==> flow/design.v <==
`timescale 1ns / 1ps
module DilatedCausal1DConv #(
    parameter integer DILATION_FACTOR = 2,
    parameter integer KERNEL_SIZE = 3,
    parameter integer INPUT_CHANNELS = 16,
    parameter integer OUTPUT_CHANNELS = 16
)(
    input clk,
    input reset,
    input wire [INPUT_CHANNELS*8-1:0] x,  
    output reg [OUTPUT_CHANNELS*8-1:0] y,  
    input h_write,
    input [7:0] h_index_channel,
    input [7:0] h_index_filter,
    input [7:0] h_value    
    );
    localparam integer TAPS = DILATION_FACTOR*(KERNEL_SIZE-1) + 1;
    reg signed [7:0] h [0:INPUT_CHANNELS*KERNEL_SIZE-1];        
    reg signed [7:0] x_delay [0:INPUT_CHANNELS*TAPS-1];          
    reg signed [15:0] mul [0:INPUT_CHANNELS*KERNEL_SIZE-1];
    reg signed [15:0] sum [0:OUTPUT_CHANNELS-1];
    integer i,j;
    always @(posedge clk or posedge reset) begin
        if(reset) begin
        for(i = 0; i <= INPUT_CHANNELS-1; i= i+1) begin
            for (j = 0; j <= (DILATION_FACTOR*(KERNEL_SIZE-1)); j = j + 1) begin
                x_delay[i*TAPS+j] <= 8'sh0;
            end           
        end
    end
        else begin
        for(i = 0; i <= INPUT_CHANNELS-1; i= i+1) begin
            for(j=(DILATION_FACTOR*(KERNEL_SIZE-1)); j>0; j=j-1) begin
                x_delay[i*TAPS+j] <= x_delay[i*TAPS+j-1];
            end
            x_delay[i*TAPS] <= x[i*8 +: 8];
        end
    end
end
    always @ (posedge clk or posedge reset) begin  
        if(reset) begin
            for(i = 0; i <= INPUT_CHANNELS-1; i= i+1) begin
                for(j=0; j<KERNEL_SIZE; j=j+1) begin
                    h[i*KERNEL_SIZE+j] <= 8'd1 + j;
                end
            end
        end
        else begin
            for(i = 0; i <= INPUT_CHANNELS-1; i= i+1) begin
                for(j=0; j<KERNEL_SIZE; j=j+1) begin
                    if(h_write == 1 && h_index_channel == i && h_index_filter == j) begin
                        h[i*KERNEL_SIZE+j] <= h_value;
                    end
                end
            end
        end
    end    
always @(*) begin
    for(i = 0; i <= INPUT_CHANNELS-1; i= i+1) begin
        sum[i] = 0;
        for (j = 0; j < KERNEL_SIZE; j = j + 1) begin
            sum[i] = sum[i] + mul[i*KERNEL_SIZE+j];
        end
     end
end
always @(*) begin
    for(i = 0; i <= INPUT_CHANNELS-1; i= i+1) begin
        for(j=0; j< KERNEL_SIZE; j = j + 1) begin
            mul[i*KERNEL_SIZE+j] = x_delay[i*TAPS+DILATION_FACTOR * j] * h[i*KERNEL_SIZE+j];
        end
    end
end
always @(posedge clk or posedge reset) begin
    if (reset) begin
        for(i = 0; i <= OUTPUT_CHANNELS-1; i= i+1) begin
            y[i*8 +: 8] <= 8'sh0;
        end
    end
    else begin
        for(i = 0; i <= OUTPUT_CHANNELS-1; i= i+1) begin
            if(sum[i] >= 127) begin
                y[i*8 +: 8] <= 8'd127;
            end
            else if(sum[i] <=-128) begin
                y[i*8 +: 8] <= -8'd128;
            end
            else begin
                y[i*8 +: 8] <= sum[i][7:0];
            end
        end    
    end
end
endmodule
## Reports on DilatedCausal1DConv

The steps from the RTL of DilatedCausal1DConv to its reports follow in flow order.
Lines are those of the file above, counted from 1.
Operators: Yosys type, input widths -> output width; for muxes data width and select width s.
Cell names lack the library's common part.
The mark n/a stands for no value.

- Design top: DilatedCausal1DConv
- Clock port: clk
- Library: sky130hd
- Corner: tt_025C_1v80

## Elaborated design

Yosys after proc, flatten, opt, wreduce and memory -nomap, before mapping. Enables and synchronous resets that opt folds into registers are not counted as muxes. Print and check cells are not counted. Equal cells are merged and count once.

- Add/sub/neg operators: 32
- Multiplexer cells: 32
- $mul: 48
- $lt $le $gt $ge: 32
- Equality and inequality tests: 17
- Reduce/logical cells: 66

Operator list:

| kind | number |
|---|---|
| $mul 8x8->16 | 48 |
| $add 16x16->16 | 32 |
| $ge 16x8->1 const B | 16 |
| $le 16x8->1 const B | 16 |
| $mux 8 | 32 |
| $logic_and 1x1->1 | 64 |
| $eq 8x4->1 const B | 8 |
| $eq 8x3->1 const B | 4 |
| $eq 8x2->1 const B | 3 |
| $eq 8x1->1 const B | 2 |
| $logic_not 8->1 | 2 |

- Bits in registers: 1152
- Output and inout bits: 128
- Input port bits: 155
- Elaborated cells: 356

## Depth

Depth = most cells in a row (Yosys ltp): at word level without a register or memory, in the mapped netlist without a sequential cell, where the memories' decode and read muxes count.

- Word-level depth: 6
- ABC_AREA: 0
- Depth in mapped cells: 25
- Depth with buffers taken out: 24

## Netlist

The flow's flattened synthesis, as Yosys stat reports it; memories are mapped. The netlist is that of the ABC_AREA named above (0 if unset); the other value can give another one.

Cell types:

| cell | number | area in all (um2) |
|---|---|---|
| fa_1 | 3408 | 6.82E+04 |
| dfrtp_1 | 1088 | 2.72E+04 |
| inv_1 | 4130 | 1.55E+04 |
| ha_1 | 1168 | 1.46E+04 |
| and2_1 | 1623 | 1.02E+04 |
| nand2_1 | 1178 | 4.42E+03 |
| mux2_2 | 356 | 4.01E+03 |
| xnor2_1 | 408 | 3.57E+03 |
| dfstp_2 | 64 | 1.68E+03 |
| nor2_1 | 335 | 1.26E+03 |
| nand2b_1 | 195 | 1219.92 |
| xor2_1 | 95 | 832.048 |
| o21a_1 | 87 | 653.126 |
| o21ai_0 | 128 | 640.614 |
| a21oi_1 | 123 | 615.59 |
| a21o_1 | 70 | 525.504 |
| clkbuf_1 | 113 | 424.157 |
| nor3_1 | 72 | 360.346 |

Not listed: further types 64, cells in them 481.

- Cell area after synthesis: 159432.9 um2
- Buffer cells: 115
- Mapped flip-flops: 1152
- Area of sequential cells: 28907.7 um2
- Cells in the netlist: 15122

## Worst setup path after synthesis

OpenSTA on the mapped netlist: ideal clock, no wires. The path of least setup slack (recovery checks aside). Input and output delay are each 20% of the period. Register names are those of the netlist, which keeps one name where synthesis merged equal registers.

- Path type: flip-flop to flip-flop
- Start: register h[29][0]
- End: register y[76]
- Delay of the path: 6.754 ns
- Launch time at the first pin: 0.000 ns
- Setup slack: 0.246 ns
- Stages: 23
- Clock period: 7.0 ns
- Setup time: 0.127 ns
- Buffers on the path: 0
- Data required time: 6.873 ns
- Arrival: 6.627 ns
- Period reached after synthesis: 6.754 ns

"delay of the path" = arrival - input delay + setup time.
"stages" counts driving pins, that of a launching flip-flop among them; a cell with two outputs on the path counts twice.
"period reached after synthesis" is the clock period less the worst setup slack; recovery checks do not enter. This is arithmetic on one report: input and output delays are still those of the set period (20% each).
The rows between start and end are the longest chain of elaborated cells between them; the timing report does not say that the signal goes this way. Where chains are equally long, one stands for them.
A line is the first line of the expression or statement that the cell stems from. Yosys adds cells for indexed reads and writes and turns some case tables into memories.
A register here has more assigning lines than the two given.

- Cells stage by stage: dfstp_2 -> nand2_1 -> fa_1 -> inv_1 -> fa_1 -> inv_1 -> fa_1 -> fa_1 -> inv_1 -> fa_1 -> fa_1 -> inv_1 -> fa_1 -> inv_1 -> ha_1 -> or4_1 -> o21ai_0 -> o31ai_1 -> a211oi_1 -> nor3_1 -> or4_1 -> and2b_4 -> or2_2
- Cells in the longest elaborated chain: 5
- Elaborated cells on any way between the ends: 6
- Source lines of those cells: 4
- Those cells by class: 1 x add/sub; 1 x mul; 2 x compare; 2 x mux

Ends and longest elaborated chain, post-synthesis:

| what | RTL line | source |
|---|---|---|
| from (decl) | 18 | `reg signed [7:0] h [0:INPUT_CHANNELS*KERNEL_SIZE-1];` |
| from (assign) | 44 | `h[i*KERNEL_SIZE+j] <= 8'd1 + j;` |
| from (assign) | 52 | `h[i*KERNEL_SIZE+j] <= h_value;` |
| $mul 8x8->16 | 69 | `mul[i*KERNEL_SIZE+j] = x_delay[i*TAPS+DILATION_FACTOR * j] * h[i*KERNEL_SIZE+j];` |
| $add 16x16->16 | 62 | `sum[i] = sum[i] + mul[i*KERNEL_SIZE+j];` |
| $le 16x8->1 | 84 | `else if(sum[i] <=-128) begin` |
| $mux 8 | 84 |  |
| $mux 8 | 81 | `if(sum[i] >= 127) begin` |
| to (assign) | 85 | `y[i*8 +: 8] <= -8'd128;` |
| to (assign) | 88 | `y[i*8 +: 8] <= sum[i][7:0];` |
| to (decl) | 11 | `output reg [OUTPUT_CHANNELS*8-1:0] y,` |

## Worst path after layout

Path of least setup slack in the final report of entry B (OpenROAD, finished layout, wires in). Where an end is a register, its clock arrival counts in the times.

- Path type: flip-flop to flip-flop
- Start: register h[35][0]
- End: register y[88]
- Launch time at the first pin: 0.79 ns
- Stages: 22
- Arrival: 8.60 ns
- Buffers on the path: 0
- Setup slack: 2.84 ns
- Clock period: 10.7 ns
- Data required time: 11.43 ns
- Setup time: 0.04 ns

The rows between start and end are the longest chain of elaborated cells between them; the timing report does not say that the signal goes this way. Where chains are equally long, one stands for them.
A register here has more assigning lines than the two given.

- Cells stage by stage: dfstp_2 -> nand2_1 -> fa_1 -> inv_1 -> fa_1 -> inv_1 -> fa_1 -> fa_1 -> inv_1 -> fa_1 -> fa_1 -> inv_1 -> fa_1 -> inv_1 -> ha_1 -> a2111oi_2 -> nand4b_1 -> a2111oi_0 -> nor3_1 -> nor4_1 -> nor2b_1 -> o21ba_2
- Cells in the longest elaborated chain: 5
- Elaborated cells on any way between the ends: 6
- Source lines of those cells: 4
- Those cells by class: 1 x add/sub; 1 x mul; 2 x compare; 2 x mux

Ends and longest elaborated chain, post-layout:

| what | RTL line | source |
|---|---|---|
| from (decl) | 18 | `reg signed [7:0] h [0:INPUT_CHANNELS*KERNEL_SIZE-1];` |
| from (assign) | 44 | `h[i*KERNEL_SIZE+j] <= 8'd1 + j;` |
| from (assign) | 52 | `h[i*KERNEL_SIZE+j] <= h_value;` |
| $mul 8x8->16 | 69 | `mul[i*KERNEL_SIZE+j] = x_delay[i*TAPS+DILATION_FACTOR * j] * h[i*KERNEL_SIZE+j];` |
| $add 16x16->16 | 62 | `sum[i] = sum[i] + mul[i*KERNEL_SIZE+j];` |
| $le 16x8->1 | 84 | `else if(sum[i] <=-128) begin` |
| $mux 8 | 84 |  |
| $mux 8 | 81 | `if(sum[i] >= 127) begin` |
| to (assign) | 85 | `y[i*8 +: 8] <= -8'd128;` |
| to (assign) | 88 | `y[i*8 +: 8] <= sum[i][7:0];` |
| to (decl) | 11 | `output reg [OUTPUT_CHANNELS*8-1:0] y,` |

Hand-over note for DilatedCausal1DConv

Below are 5 stored runs of the flow (Yosys, OpenROAD; platform sky130hd) on DilatedCausal1DConv, each with its settings and what was measured, unordered. Constraints: input delay and output delay 20% of the set period each, output load 0.01 pF.
"achieved clock period" means the clock period less the worst setup slack. The figure is calculated, with input and output delays left at 20% of the set period.
"time used up by the worst setup path" = time allowed to the worst setup path (clock period - input delay - output delay, where it has them) - its slack; a late launch clock adds to it, a late capture clock takes from it.
"total power after layout" is the tool's figure for a default switching activity; nothing was simulated.

### Entry A

==> flow/run.sh <==
#!/bin/bash
# the make line also repeats the synthesis and layout settings of config.mk as NAME=value (left out here)
make -C /OpenROAD-flow-scripts/flow DESIGN_CONFIG=/design/flow/config.mk WORK_HOME=/design/flow/orfs CLKGATE_MAP_FILE= finish
==> flow/config.mk <==
export PLATFORM = sky130hd
export DESIGN_NAME = DilatedCausal1DConv
export DESIGN_NICKNAME = DilatedCausal1DConv
export VERILOG_FILES = /design/flow/design.v
export SDC_FILE = /design/flow/constraint.sdc
export NUM_CORES = 4
export LEC_CHECK = 0
export CAP_MARGIN = 35
export CELL_PAD_IN_SITES_DETAIL_PLACEMENT = 2
export CORE_ASPECT_RATIO = 0.64
export CORE_MARGIN = 2
export CORE_UTILIZATION = 40
export CTS_CLUSTER_DIAMETER = 267
export CTS_CLUSTER_SIZE = 44
export GPL_TIMING_DRIVEN = 0
export HOLD_SLACK_MARGIN = 0.05
export MAX_ROUTING_LAYER = met4
export SETUP_SLACK_MARGIN = 0.8
export SLEW_MARGIN = 20
==> flow/constraint.sdc <==
create_clock -name core_clock -period 7.0 [get_ports {clk}]
set_input_delay 1.4000 -clock core_clock [delete_from_list [all_inputs] [get_ports {clk}]]
set_output_delay 1.4000 -clock core_clock [all_outputs]
set_load 0.01 [all_outputs]

Outcome of entry A: stopped before the end: routing reported ODB-0269

### Entry B

==> flow/run.sh <==
#!/bin/bash
# the make line also repeats the synthesis and layout settings of config.mk as NAME=value (left out here)
make -C /OpenROAD-flow-scripts/flow DESIGN_CONFIG=/design/flow/config.mk WORK_HOME=/design/flow/orfs CLKGATE_MAP_FILE= finish
==> flow/config.mk <==
export PLATFORM = sky130hd
export DESIGN_NAME = DilatedCausal1DConv
export DESIGN_NICKNAME = DilatedCausal1DConv
export VERILOG_FILES = /design/flow/design.v
export SDC_FILE = /design/flow/constraint.sdc
export NUM_CORES = 4
export LEC_CHECK = 0
export ABC_AREA = 0
export CAP_MARGIN = 0
export CORE_ASPECT_RATIO = 1.54
export CORE_MARGIN = 9
export CORE_UTILIZATION = 54
export CTS_CLUSTER_DIAMETER = 340
export CTS_CLUSTER_SIZE = 57
export GPL_ROUTABILITY_DRIVEN = 0
export GPL_TIMING_DRIVEN = 0
export HOLD_SLACK_MARGIN = 0.14
export MAX_ROUTING_LAYER = met4
export MIN_ROUTING_LAYER = met1
export PLACE_DENSITY_LB_ADDON = 0.09
export SETUP_SLACK_MARGIN = 2.17
export SLEW_MARGIN = 15
==> flow/constraint.sdc <==
create_clock -name core_clock -period 10.7 [get_ports {clk}]
set_input_delay 2.1400 -clock core_clock [delete_from_list [all_inputs] [get_ports {clk}]]
set_output_delay 2.1400 -clock core_clock [all_outputs]
set_load 0.01 [all_outputs]

Results of entry B:
- Setup TNS: 0.000 ns
- Achieved clock period: 7.864 ns
- Lowest setup slack: 2.836 ns
- Standard-cell area after routing: 168853.0 um2
- Worst hold slack: 0.339 ns
- Time used up by the worst setup path: 7.86 ns
- Critical path kind: flip-flop to flip-flop
- Post-layout utilization: 57.5%
- Total power after layout: 9.586 mW
- Netlist area reported by Yosys: 159432.9 um2
- Die size: 315588.0 um2

### Entry C

==> flow/run.sh <==
#!/bin/bash
# the make line also repeats the synthesis and layout settings of config.mk as NAME=value (left out here)
make -C /OpenROAD-flow-scripts/flow DESIGN_CONFIG=/design/flow/config.mk WORK_HOME=/design/flow/orfs CLKGATE_MAP_FILE= finish
==> flow/config.mk <==
export PLATFORM = sky130hd
export DESIGN_NAME = DilatedCausal1DConv
export DESIGN_NICKNAME = DilatedCausal1DConv
export VERILOG_FILES = /design/flow/design.v
export SDC_FILE = /design/flow/constraint.sdc
export NUM_CORES = 4
export LEC_CHECK = 0
export CAP_MARGIN = 35
export CORE_ASPECT_RATIO = 0.64
export CORE_MARGIN = 2
export CORE_UTILIZATION = 40
export CTS_CLUSTER_DIAMETER = 274
export HOLD_SLACK_MARGIN = 0.05
export SETUP_SLACK_MARGIN = 0.51
export SLEW_MARGIN = 20
==> flow/constraint.sdc <==
create_clock -name core_clock -period 7.0 [get_ports {clk}]
set_input_delay 1.4000 -clock core_clock [delete_from_list [all_inputs] [get_ports {clk}]]
set_output_delay 1.4000 -clock core_clock [all_outputs]
set_load 0.01 [all_outputs]

Results of entry C:
- Setup TNS: 0.000 ns
- Achieved clock period: 6.777 ns
- Lowest setup slack: 0.223 ns
- Standard-cell area after routing: 184207.0 um2
- Worst hold slack: 0.323 ns
- Time used up by the worst setup path: 6.78 ns
- Critical path kind: flip-flop to flip-flop
- Post-layout utilization: 46.4%
- Total power after layout: 21.540 mW
- Netlist area reported by Yosys: 159432.9 um2
- Die size: 403773.0 um2

### Entry D

==> flow/run.sh <==
#!/bin/bash
# the make line also repeats the synthesis and layout settings of config.mk as NAME=value (left out here)
make -C /OpenROAD-flow-scripts/flow DESIGN_CONFIG=/design/flow/config.mk WORK_HOME=/design/flow/orfs CLKGATE_MAP_FILE= finish
==> flow/config.mk <==
export PLATFORM = sky130hd
export DESIGN_NAME = DilatedCausal1DConv
export DESIGN_NICKNAME = DilatedCausal1DConv
export VERILOG_FILES = /design/flow/design.v
export SDC_FILE = /design/flow/constraint.sdc
export NUM_CORES = 4
export LEC_CHECK = 0
export ABC_AREA = 0
export CAP_MARGIN = 35
export CORE_ASPECT_RATIO = 1.67
export CORE_MARGIN = 4
export CORE_UTILIZATION = 54
export CTS_CLUSTER_DIAMETER = 44
export CTS_CLUSTER_SIZE = 37
export MAX_ROUTING_LAYER = met5
export PLACE_DENSITY_LB_ADDON = 0.06
export SETUP_SLACK_MARGIN = 1.81
export SLEW_MARGIN = 20
==> flow/constraint.sdc <==
create_clock -name core_clock -period 10.0 [get_ports {clk}]
set_input_delay 2.0000 -clock core_clock [delete_from_list [all_inputs] [get_ports {clk}]]
set_output_delay 2.0000 -clock core_clock [all_outputs]
set_load 0.01 [all_outputs]

Results of entry D:
- Setup TNS: 0.000 ns
- Achieved clock period: 7.384 ns
- Lowest setup slack: 2.616 ns
- Standard-cell area after routing: 174003.0 um2
- Worst hold slack: 0.296 ns
- Time used up by the worst setup path: 7.38 ns
- Critical path kind: flip-flop to flip-flop
- Post-layout utilization: 59.3%
- Total power after layout: 15.282 mW
- Netlist area reported by Yosys: 159432.9 um2
- Die size: 304291.0 um2

### Entry E

==> flow/run.sh <==
#!/bin/bash
# the make line also repeats the synthesis and layout settings of config.mk as NAME=value (left out here)
make -C /OpenROAD-flow-scripts/flow DESIGN_CONFIG=/design/flow/config.mk WORK_HOME=/design/flow/orfs CLKGATE_MAP_FILE= finish
==> flow/config.mk <==
export PLATFORM = sky130hd
export DESIGN_NAME = DilatedCausal1DConv
export DESIGN_NICKNAME = DilatedCausal1DConv
export VERILOG_FILES = /design/flow/design.v
export SDC_FILE = /design/flow/constraint.sdc
export NUM_CORES = 4
export LEC_CHECK = 0
export CAP_MARGIN = 35
export CELL_PAD_IN_SITES_DETAIL_PLACEMENT = 1
export CORE_ASPECT_RATIO = 0.64
export CORE_MARGIN = 2
export CORE_UTILIZATION = 40
export CTS_CLUSTER_DIAMETER = 267
export CTS_CLUSTER_SIZE = 44
export GPL_TIMING_DRIVEN = 0
export HOLD_SLACK_MARGIN = 0.05
export MAX_ROUTING_LAYER = met4
export MIN_ROUTING_LAYER = met2
export SETUP_SLACK_MARGIN = 0.8
export SLEW_MARGIN = 30
==> flow/constraint.sdc <==
create_clock -name core_clock -period 7.0 [get_ports {clk}]
set_input_delay 1.4000 -clock core_clock [delete_from_list [all_inputs] [get_ports {clk}]]
set_output_delay 1.4000 -clock core_clock [all_outputs]
set_load 0.01 [all_outputs]

Results of entry E:
- Setup TNS: -1.335 ns
- Achieved clock period: 7.155 ns
- Lowest setup slack: -0.155 ns
- Standard-cell area after routing: 184700.0 um2
- Worst hold slack: 0.271 ns
- Time used up by the worst setup path: 7.16 ns
- Critical path kind: flip-flop to flip-flop
- Post-layout utilization: 46.6%
- Total power after layout: 17.522 mW
- Netlist area reported by Yosys: 159432.9 um2
- Die size: 403773.0 um2

End of note.
